==> flow/design.v <==
module distorter_pipelined_368 #(parameter INT_WIDTH = 4,
                                 FRACT_WIDTH = 12,
                                 DATA_WIDTH = INT_WIDTH + FRACT_WIDTH)
                                (input wire clk_368,
                                 input wire rst_n,
                                 input wire signed [DATA_WIDTH-1 : 0] in_r,
                                 input wire signed [DATA_WIDTH-1 : 0] in_i,
                                 input wire signed [DATA_WIDTH-1 : 0] a10_r,
                                 input wire signed [DATA_WIDTH-1 : 0] a10_i,
                                 input wire signed [DATA_WIDTH-1 : 0] a30_r,
                                 input wire signed [DATA_WIDTH-1 : 0] a30_i,
                                 input wire signed [DATA_WIDTH-1 : 0] a50_r,
                                 input wire signed [DATA_WIDTH-1 : 0] a50_i,
                                 output reg signed [DATA_WIDTH-1 : 0] out_r,
                                 output reg signed [DATA_WIDTH-1 : 0] out_i);
    wire signed [2*DATA_WIDTH-1 : 0] xin_r, xin_i;
    wire signed [DATA_WIDTH-1 : 0] xin_trunc_r, xin_trunc_i;
    wire signed [DATA_WIDTH-1 : 0] abs_squared;
    wire signed [2*DATA_WIDTH-1 : 0] abs_pwr_four;
    wire signed [DATA_WIDTH-1 : 0] abs_pwr_four_trunc;
    wire signed [2*DATA_WIDTH-1 : 0] half_mul1_r;
    wire signed [DATA_WIDTH-1 : 0] half_mul1_trunc_r;
    wire signed [2*DATA_WIDTH-1 : 0] half_mul1_i;
    wire signed [DATA_WIDTH-1 : 0] half_mul1_trunc_i;
    wire signed [DATA_WIDTH-1 : 0] add1_r;
    wire signed [DATA_WIDTH-1 : 0] add1_i;
    wire signed [2*DATA_WIDTH-1 : 0] half_mul2_r;
    wire signed [DATA_WIDTH-1 : 0] half_mul2_trunc_r;
    wire signed [2*DATA_WIDTH-1 : 0] half_mul2_i;
    wire signed [DATA_WIDTH-1 : 0] half_mul2_trunc_i;
    wire signed [DATA_WIDTH-1 : 0] add2_r;
    wire signed [DATA_WIDTH-1 : 0] add2_i;
    wire signed [2*DATA_WIDTH-1 : 0] mul1;
    wire signed [DATA_WIDTH-1 : 0] mul1_trunc;
    wire signed [2*DATA_WIDTH-1 : 0] mul2;
    wire signed [DATA_WIDTH-1 : 0] mul2_trunc;
    wire signed [2*DATA_WIDTH-1 : 0] mul3;
    wire signed [DATA_WIDTH-1 : 0] mul3_trunc;
    wire signed [2*DATA_WIDTH-1 : 0] mul4;
    wire signed [DATA_WIDTH-1 : 0] mul4_trunc;
    reg signed [DATA_WIDTH-1 : 0] in_r_reg1, in_i_reg1, in_r_reg2, in_i_reg2, in_r_reg3, in_i_reg3, in_r_reg4, in_i_reg4;
    wire signed [DATA_WIDTH-1 : 0] out_r_comb, out_i_comb;
    reg signed [DATA_WIDTH-1 : 0] a10_r_reg1, a10_i_reg1, a10_r_reg2, a10_i_reg2, a10_r_reg3, a10_i_reg3;
    reg signed [DATA_WIDTH-1 : 0] a30_r_reg1, a30_i_reg1, a30_r_reg2, a30_i_reg2;
    reg signed [DATA_WIDTH-1 : 0] a50_r_reg1, a50_i_reg1, a50_r_reg2, a50_i_reg2, a50_r_reg3, a50_i_reg3;
    reg signed [DATA_WIDTH-1 : 0] abs_squared_reg;
    reg signed [DATA_WIDTH-1 : 0] half_mul1_trunc_r_reg, half_mul1_trunc_i_reg;
    reg signed [DATA_WIDTH-1 : 0] abs_pwr_four_trunc_reg;
    reg signed [DATA_WIDTH-1 : 0] add1_r_reg, add1_i_reg;
    reg signed [DATA_WIDTH-1 : 0] half_mul2_trunc_r_reg, half_mul2_trunc_i_reg;
    reg signed [DATA_WIDTH-1 : 0] add2_r_reg;
    reg signed [DATA_WIDTH-1 : 0] add2_i_reg;
    reg signed [DATA_WIDTH-1 : 0] in_r_reg5, in_i_reg5;
    always@(posedge clk_368 or negedge rst_n)
    begin
        if (!rst_n)
        begin
            in_r_reg1              <= 'd0;
            in_i_reg1              <= 'd0;
            in_r_reg2              <= 'd0;
            in_i_reg2              <= 'd0;
            in_r_reg3              <= 'd0;
            in_i_reg3              <= 'd0;
            in_r_reg4              <= 'd0;
            in_i_reg4              <= 'd0;
            out_r                  <= 'd0;
            out_i                  <= 'd0;
            a10_r_reg1             <= 'd0;
            a10_i_reg1             <= 'd0;
            a10_r_reg2             <= 'd0;
            a10_i_reg2             <= 'd0;
            a10_r_reg3             <= 'd0;
            a10_i_reg3             <= 'd0;
            a30_r_reg1             <= 'd0;
            a30_i_reg1             <= 'd0;
            a30_r_reg2             <= 'd0;
            a30_i_reg2             <= 'd0;
            a50_r_reg1             <= 'd0;
            a50_i_reg1             <= 'd0;
            a50_r_reg2             <= 'd0;
            a50_i_reg2             <= 'd0;
            a50_r_reg3             <= 'd0;
            a50_i_reg3             <= 'd0;
            abs_squared_reg        <= 'd0;
            half_mul1_trunc_r_reg  <= 'd0;
            half_mul1_trunc_i_reg  <= 'd0;
            abs_pwr_four_trunc_reg <= 'd0;
            add1_r_reg             <= 'd0;
            add1_i_reg             <= 'd0;
            half_mul2_trunc_r_reg  <= 'd0;
            half_mul2_trunc_i_reg  <= 'd0;
            add2_r_reg             <= 'd0;
            add2_i_reg             <= 'd0;
            in_r_reg5              <= 'd0;
            in_i_reg5              <= 'd0;
        end
        else
        begin
            in_r_reg1              <= in_r;
            in_i_reg1              <= in_i;
            in_r_reg2              <= in_r_reg1;
            in_i_reg2              <= in_i_reg1;
            in_r_reg3              <= in_r_reg2;
            in_i_reg3              <= in_i_reg2;
            in_r_reg4              <= in_r_reg3;
            in_i_reg4              <= in_i_reg3;
            out_r                  <= out_r_comb;
            out_i                  <= out_i_comb;
            a10_r_reg1             <= a10_r;
            a10_i_reg1             <= a10_i;
            a10_r_reg2             <= a10_r_reg1;
            a10_i_reg2             <= a10_i_reg1;
            a10_r_reg3             <= a10_r_reg2;
            a10_i_reg3             <= a10_i_reg2;
            a30_r_reg1             <= a30_r;
            a30_i_reg1             <= a30_i;
            a30_r_reg2             <= a30_r_reg1;
            a30_i_reg2             <= a30_i_reg1;
            a50_r_reg1             <= a50_r;
            a50_i_reg1             <= a50_i;
            a50_r_reg2             <= a50_r_reg1;
            a50_i_reg2             <= a50_i_reg1;
            a50_r_reg3             <= a50_r_reg2;
            a50_i_reg3             <= a50_i_reg2;
            abs_squared_reg        <= abs_squared;
            half_mul1_trunc_r_reg  <= half_mul1_trunc_r;
            half_mul1_trunc_i_reg  <= half_mul1_trunc_i;
            abs_pwr_four_trunc_reg <= abs_pwr_four_trunc;
            add1_r_reg             <= add1_r;
            add1_i_reg             <= add1_i;
            half_mul2_trunc_r_reg  <= half_mul2_trunc_r;
            half_mul2_trunc_i_reg  <= half_mul2_trunc_i;
            add2_r_reg             <= add2_r;
            add2_i_reg             <= add2_i;
            in_r_reg5              <= in_r_reg4;
            in_i_reg5              <= in_i_reg4;
        end
    end
    assign xin_r       = in_r_reg1 * in_r_reg1;
    assign xin_trunc_r = xin_r >> (FRACT_WIDTH);
    assign xin_i       = in_i_reg1 * in_i_reg1;
    assign xin_trunc_i = xin_i >> (FRACT_WIDTH);
    assign abs_squared = xin_trunc_r + xin_trunc_i;
    assign abs_pwr_four       = abs_squared_reg * abs_squared_reg;
    assign abs_pwr_four_trunc = abs_pwr_four >> (FRACT_WIDTH);
    assign half_mul1_r       = abs_squared_reg * a30_r_reg2;
    assign half_mul1_trunc_r = half_mul1_r >> (FRACT_WIDTH);
    assign half_mul1_i       = abs_squared_reg * a30_i_reg2;
    assign half_mul1_trunc_i = half_mul1_i >> (FRACT_WIDTH);
    assign add1_r = half_mul1_trunc_r_reg + a10_r_reg3;
    assign add1_i = half_mul1_trunc_i_reg + a10_i_reg3;
    assign half_mul2_r       = abs_pwr_four_trunc_reg * a50_r_reg3;
    assign half_mul2_trunc_r = half_mul2_r >> (FRACT_WIDTH);
    assign half_mul2_i       = abs_pwr_four_trunc_reg * a50_i_reg3;
    assign half_mul2_trunc_i = half_mul2_i >> (FRACT_WIDTH);
    assign add2_r = half_mul2_trunc_r_reg + add1_r_reg;
    assign add2_i = half_mul2_trunc_i_reg + add1_i_reg;
    assign mul1       = add2_r_reg * in_r_reg5;
    assign mul1_trunc = mul1 >> (FRACT_WIDTH);
    assign mul2       = add2_i_reg * in_i_reg5;
    assign mul2_trunc = mul2 >> (FRACT_WIDTH);
    assign mul3       = add2_r_reg * in_i_reg5;
    assign mul3_trunc = mul3 >> (FRACT_WIDTH);
    assign mul4       = add2_i_reg * in_r_reg5;
    assign mul4_trunc = mul4 >> (FRACT_WIDTH);
    assign out_r_comb = mul1_trunc - mul2_trunc;
    assign out_i_comb = mul3_trunc + mul4_trunc;
endmodule
# Step by step through the tools: distorter_pipelined_368
# Each step is given for the RTL above and for the edited RTL.
# Lines under "before" count in the file above, lines under "after" in the edited file.
# "change": "after" minus "before" as printed here.
# Operators carry their Yosys type and port widths (W data, S select, Z words).
# Cell names lack the library's common part.
# A cell with -- has no value.
# inputs
top_module	distorter_pipelined_368
clock	clk_368
library	sky130hd
corner	tt_025C_1v80

# Diff
# Unified diff, file above to edited file.
# A script made this edit. It was not meant as an optimisation and need not keep what the design does.
# begin of diff
@@ -12,5 +12,5 @@
                                  input wire signed [DATA_WIDTH-1 : 0] a50_r,
                                  input wire signed [DATA_WIDTH-1 : 0] a50_i,
-                                 output reg signed [DATA_WIDTH-1 : 0] out_r,
+                                 output reg signed [DATA_WIDTH-2 : 0] out_r,
                                  output reg signed [DATA_WIDTH-1 : 0] out_i);
     wire signed [2*DATA_WIDTH-1 : 0] xin_r, xin_i;
# end of diff

# Word-level counts
# Yosys after proc, flatten, opt, wreduce and memory -nomap, before mapping. Enables and synchronous resets that opt folds into registers are not counted as muxes. Memory bits, and registers merged into a memory's read port (data or address), are not among the register bits. Print and check cells are not counted. Equal cells are merged and count once.
# word_totals
item	before	after	change
register_bits	608	607	-1
in_bits	130	130	0
out_inout_bits	32	31	-1
elab_cells	56	56	0
# classes
item	before	after	change
add_sub_neg	7	7	0
n_mul	11	11	0
# ops
op	before	after	change
$mul A16 B16 Y28	11	9	-2
$mul A16 B16 Y27	0	2	2
$sub A16 B16 Y16	1	0	-1
$sub A15 B15 Y15	0	1	1
# Operator kinds equal on both sides are left out: 1.

# Logic depth
# Longest topological path by Yosys (ltp), each cell counted once; first at word level (registers and memories cut), then after technology mapping (sequential cells cut; the memories' decode and read muxes count).
# logic_depth
item	before	after	change
depth_word	2	2	0
ABC_AREA	0	0	--
mapped_depth	34	35	1
depth_no_buf	33	34	1

# After synthesis
# The flow's flattened synthesis, as Yosys stat reports it; memories are mapped. The netlist is that of the ABC_AREA named above (0 if unset); the other value can give another one.
# types
cell_type	before	after	change
inv_1	3006	2975	-31
nor2_1	276	252	-24
o21ai_0	111	89	-22
fa_1	2448	2428	-20
or3_1	28	8	-20
and2_1	965	948	-17
nand2_1	1353	1341	-12
a21o_1	42	53	11
o2111ai_1	0	11	11
a21oi_1	129	139	10
a21boi_0	29	19	-10
a211oi_1	14	24	10
and3_1	20	29	9
o211a_1	10	3	-7
a2bb2oi_1	0	7	7
xor2_1	84	90	6
or2_2	9	15	6
a22o_1	6	0	-6
# Cell types equal on both sides are left out: 7.
# Not every row of either side is listed.
# synth_totals
item	before	after	change
mapped_cells	11323	11207	-116
area_um2	110458.4	109562.6	-895.8
seq_area_um2	15214.6	15189.6	-25.0
ff_cells	608	607	-1
n_buf	420	423	3

# Path before layout
# Source: OpenSTA report_checks on the synthesized netlist (no wires, ideal clock, input and output delay 20% of the period each), path of least setup slack; recovery checks are left aside. Register names are those of the netlist, which keeps one name where synthesis merged equal registers.
# synth_path
item	before	after	change
kind	register to register	register to register	--
from	register in_i_reg5[1]	register in_i_reg5[1]	--
to	register out_r[15]	register out_i[15]	--
tclk_ns	9.0	9.0	0.0
setup_ns	0.134	0.134	0.000
launch_ns	0.000	0.000	0.000
arrival_time_ns	7.510	7.392	-0.118
required_ns	8.866	8.866	0.000
setup_slack_ns	1.356	1.475	0.119
path_delay_ns	7.644	7.526	-0.118
path_stages	31	31	0
n_path_buf	2	1	-1
period_less_setup_slack_ns	7.644	7.525	-0.119
# "path_delay_ns" = arrival - input delay + setup time.
# "path_stages" counts driving pins, that of a launching flip-flop among them; a cell with two outputs on the path counts twice.
# "period_less_setup_slack_ns" = period - worst setup slack (recovery checks aside). The figure is calculated, with input and output delays left at 20% of the set period.
# The rows between start and end are the longest chain of elaborated cells between them; the timing report does not say that the signal goes this way. Where chains are equally long, one stands for them.
# A line is the first line of the expression or statement that the cell stems from. Yosys adds cells for indexed reads and writes and turns some case tables into memories.
# synth_via_before
path_cell_list	dfrtp_1 > clkbuf_1 > clkbuf_1 > nand2_1 > fa_1 > fa_1 > fa_1 > fa_1 > inv_1 > fa_1 > inv_1 > fa_1 > inv_1 > ha_1 > nand2_1 > nor4b_1 > or2_2 > a21oi_1 > xnor2_1 > inv_1 > ha_1 > nor2b_1 > o21ai_0 > a21boi_0 > o21a_1 > a21oi_1 > o21ai_0 > o41ai_1 > o21ai_0 > a31oi_1 > xnor3_1
elab_chain_cells	2
cells_between	2
lines_between	2
cone_classes	add/sub (1); mul (1)
# synth_rtl_before
item	line_no	rtl
start: declaration	53	reg signed [DATA_WIDTH-1 : 0] in_r_reg5, in_i_reg5;
start: assignment	95	in_i_reg5              <= 'd0;
start: assignment	136	in_i_reg5              <= in_i_reg4;
$mul A16 B16 Y28	160	assign mul2       = add2_i_reg * in_i_reg5;
$sub A16 B16 Y16	166	assign out_r_comb = mul1_trunc - mul2_trunc;
end: assignment	66	out_r                  <= 'd0;
end: assignment	107	out_r                  <= out_r_comb;
end: declaration	14	output reg signed [DATA_WIDTH-1 : 0] out_r,
# synth_via_after
path_cell_list	dfrtp_1 > clkbuf_1 > nand2_1 > fa_1 > fa_1 > inv_1 > fa_1 > inv_1 > fa_1 > fa_1 > fa_1 > inv_1 > ha_1 > nor2_1 > nand2_1 > o21ai_0 > nor2b_1 > o21a_1 > o21ai_0 > a21boi_0 > o311a_1 > ha_1 > o21a_1 > nor2_1 > o31ai_1 > nor4_1 > o41ai_1 > nand3_1 > nand2_1 > xnor2_1 > xnor3_1
elab_chain_cells	2
cells_between	2
lines_between	2
cone_classes	add/sub (1); mul (1)
# synth_rtl_after
item	line_no	rtl
start: declaration	53	reg signed [DATA_WIDTH-1 : 0] in_r_reg5, in_i_reg5;
start: assignment	95	in_i_reg5              <= 'd0;
start: assignment	136	in_i_reg5              <= in_i_reg4;
$mul A16 B16 Y28	162	assign mul3       = add2_r_reg * in_i_reg5;
$add A16 B16 Y16	167	assign out_i_comb = mul3_trunc + mul4_trunc;
end: assignment	67	out_i                  <= 'd0;
end: assignment	108	out_i                  <= out_i_comb;
end: declaration	15	output reg signed [DATA_WIDTH-1 : 0] out_i);

# Timing after layout
# Path of least setup slack in the final report of each run of set A (OpenROAD, finished layout, wires in). Where an end is a register, its clock arrival counts in the times.
# layout_path
item	before	after	change
kind	register to register	register to register	--
from	register in_r_reg5[5]	register in_i_reg1[2]	--
to	register out_r[15]	register abs_squared_reg[15]	--
tclk_ns	9.0	9.0	0.0
setup_ns	0.12	0.13	0.01
launch_ns	0.73	0.73	0.00
arrival_time_ns	9.07	8.98	-0.09
required_ns	9.61	9.58	-0.03
setup_slack_ns	0.54	0.60	0.06
path_stages	30	33	3
n_path_buf	0	1	1
# The rows between start and end are the longest chain of elaborated cells between them; the timing report does not say that the signal goes this way. Where chains are equally long, one stands for them.
# layout_via_before
path_cell_list	dfrtp_1 > and2_1 > fa_1 > inv_1 > fa_1 > fa_1 > fa_1 > inv_1 > fa_1 > inv_1 > fa_1 > inv_1 > ha_1 > a2111oi_0 > o21a_1 > o31a_1 > a21oi_1 > a21oi_1 > xnor2_1 > ha_1 > nor2b_1 > o21ai_0 > a21boi_0 > o21a_1 > a21oi_1 > o21ai_0 > o41ai_1 > o21ai_0 > a31oi_1 > xnor3_1
elab_chain_cells	2
cells_between	2
lines_between	2
cone_classes	add/sub (1); mul (1)
# layout_rtl_before
item	line_no	rtl
start: declaration	53	reg signed [DATA_WIDTH-1 : 0] in_r_reg5, in_i_reg5;
start: assignment	94	in_r_reg5              <= 'd0;
start: assignment	135	in_r_reg5              <= in_r_reg4;
$mul A16 B16 Y28	158	assign mul1       = add2_r_reg * in_r_reg5;
$sub A16 B16 Y16	166	assign out_r_comb = mul1_trunc - mul2_trunc;
end: assignment	66	out_r                  <= 'd0;
end: assignment	107	out_r                  <= out_r_comb;
end: declaration	14	output reg signed [DATA_WIDTH-1 : 0] out_r,
# layout_via_after
path_cell_list	dfrtp_1 > nand2_1 > fa_1 > fa_1 > inv_1 > ha_1 > inv_1 > fa_1 > inv_1 > ha_1 > inv_1 > fa_1 > inv_1 > ha_1 > a21o_1 > a2111oi_0 > o21ai_0 > a31oi_1 > nor2b_1 > nor2_1 > xnor2_1 > buf_4 > ha_1 > a211oi_1 > o21ai_0 > nor3_1 > a21oi_1 > a221o_1 > nor4_1 > o41a_1 > o21ai_0 > xor2_1 > xnor3_1
elab_chain_cells	2
cells_between	2
lines_between	2
cone_classes	add/sub (1); mul (1)
# layout_rtl_after
item	line_no	rtl
start: declaration	41	reg signed [DATA_WIDTH-1 : 0] in_r_reg1, in_i_reg1, in_r_reg2, in_i_reg2, in_r_reg3, in_i_reg3, in_r_reg4, in_ ...
start: assignment	59	in_i_reg1              <= 'd0;
start: assignment	100	in_i_reg1              <= in_i;
$mul A16 B16 Y28	141	assign xin_i       = in_i_reg1 * in_i_reg1;
$add A16 B16 Y16	143	assign abs_squared = xin_trunc_r + xin_trunc_i;
end: assignment	84	abs_squared_reg        <= 'd0;
end: assignment	125	abs_squared_reg        <= abs_squared;
end: declaration	46	reg signed [DATA_WIDTH-1 : 0] abs_squared_reg;

# Flow runs
# Both versions went through the flow (Yosys, OpenROAD) with the same settings in each pair. Constraints: input delay and output delay 20% of the set period each, output load 0.01 pF.
# flow_settings_set_A
period_ns	9.0
CAP_MARGIN	20
CORE_MARGIN	2
CORE_UTILIZATION	40
SLEW_MARGIN	20
# measured_set_A
item	before	after	change
post_synth_area_um2	110458.4	109562.6	-895.8
design_die_area_um2	280365.0	278109.0	-2256.0
finish.stdcell_area_um2	119347.0	118517.0	-830.0
fin_ws_ns	0.544	0.597	0.053
hold_worst_slack_ns	0.332	0.313	-0.019
achieved_period_ns	8.456	8.403	-0.053
# flow_settings_set_B
ABC_AREA	0
CELL_PAD_IN_SITES_GLOBAL_PLACEMENT	3
CORE_ASPECT_RATIO	0.88
CORE_MARGIN	8
CORE_UTILIZATION	46
CTS_CLUSTER_DIAMETER	258
GPL_TIMING_DRIVEN	1
MAX_ROUTING_LAYER	met4
SETUP_SLACK_MARGIN	1.67
period_ns	9.33
CAP_MARGIN	20
SLEW_MARGIN	20
# measured_set_B
item	before	after	change
post_synth_area_um2	110458.4	109562.6	-895.8
design_die_area_um2	256095.0	254086.0	-2009.0
finish.stdcell_area_um2	121260.0	121804.0	544.0
fin_ws_ns	1.853	1.602	-0.251
hold_worst_slack_ns	0.304	0.332	0.028
achieved_period_ns	7.477	7.728	0.251
# "achieved_period_ns" = clock period - worst setup slack. The figure is calculated, with input and output delays left at 20% of the set period.
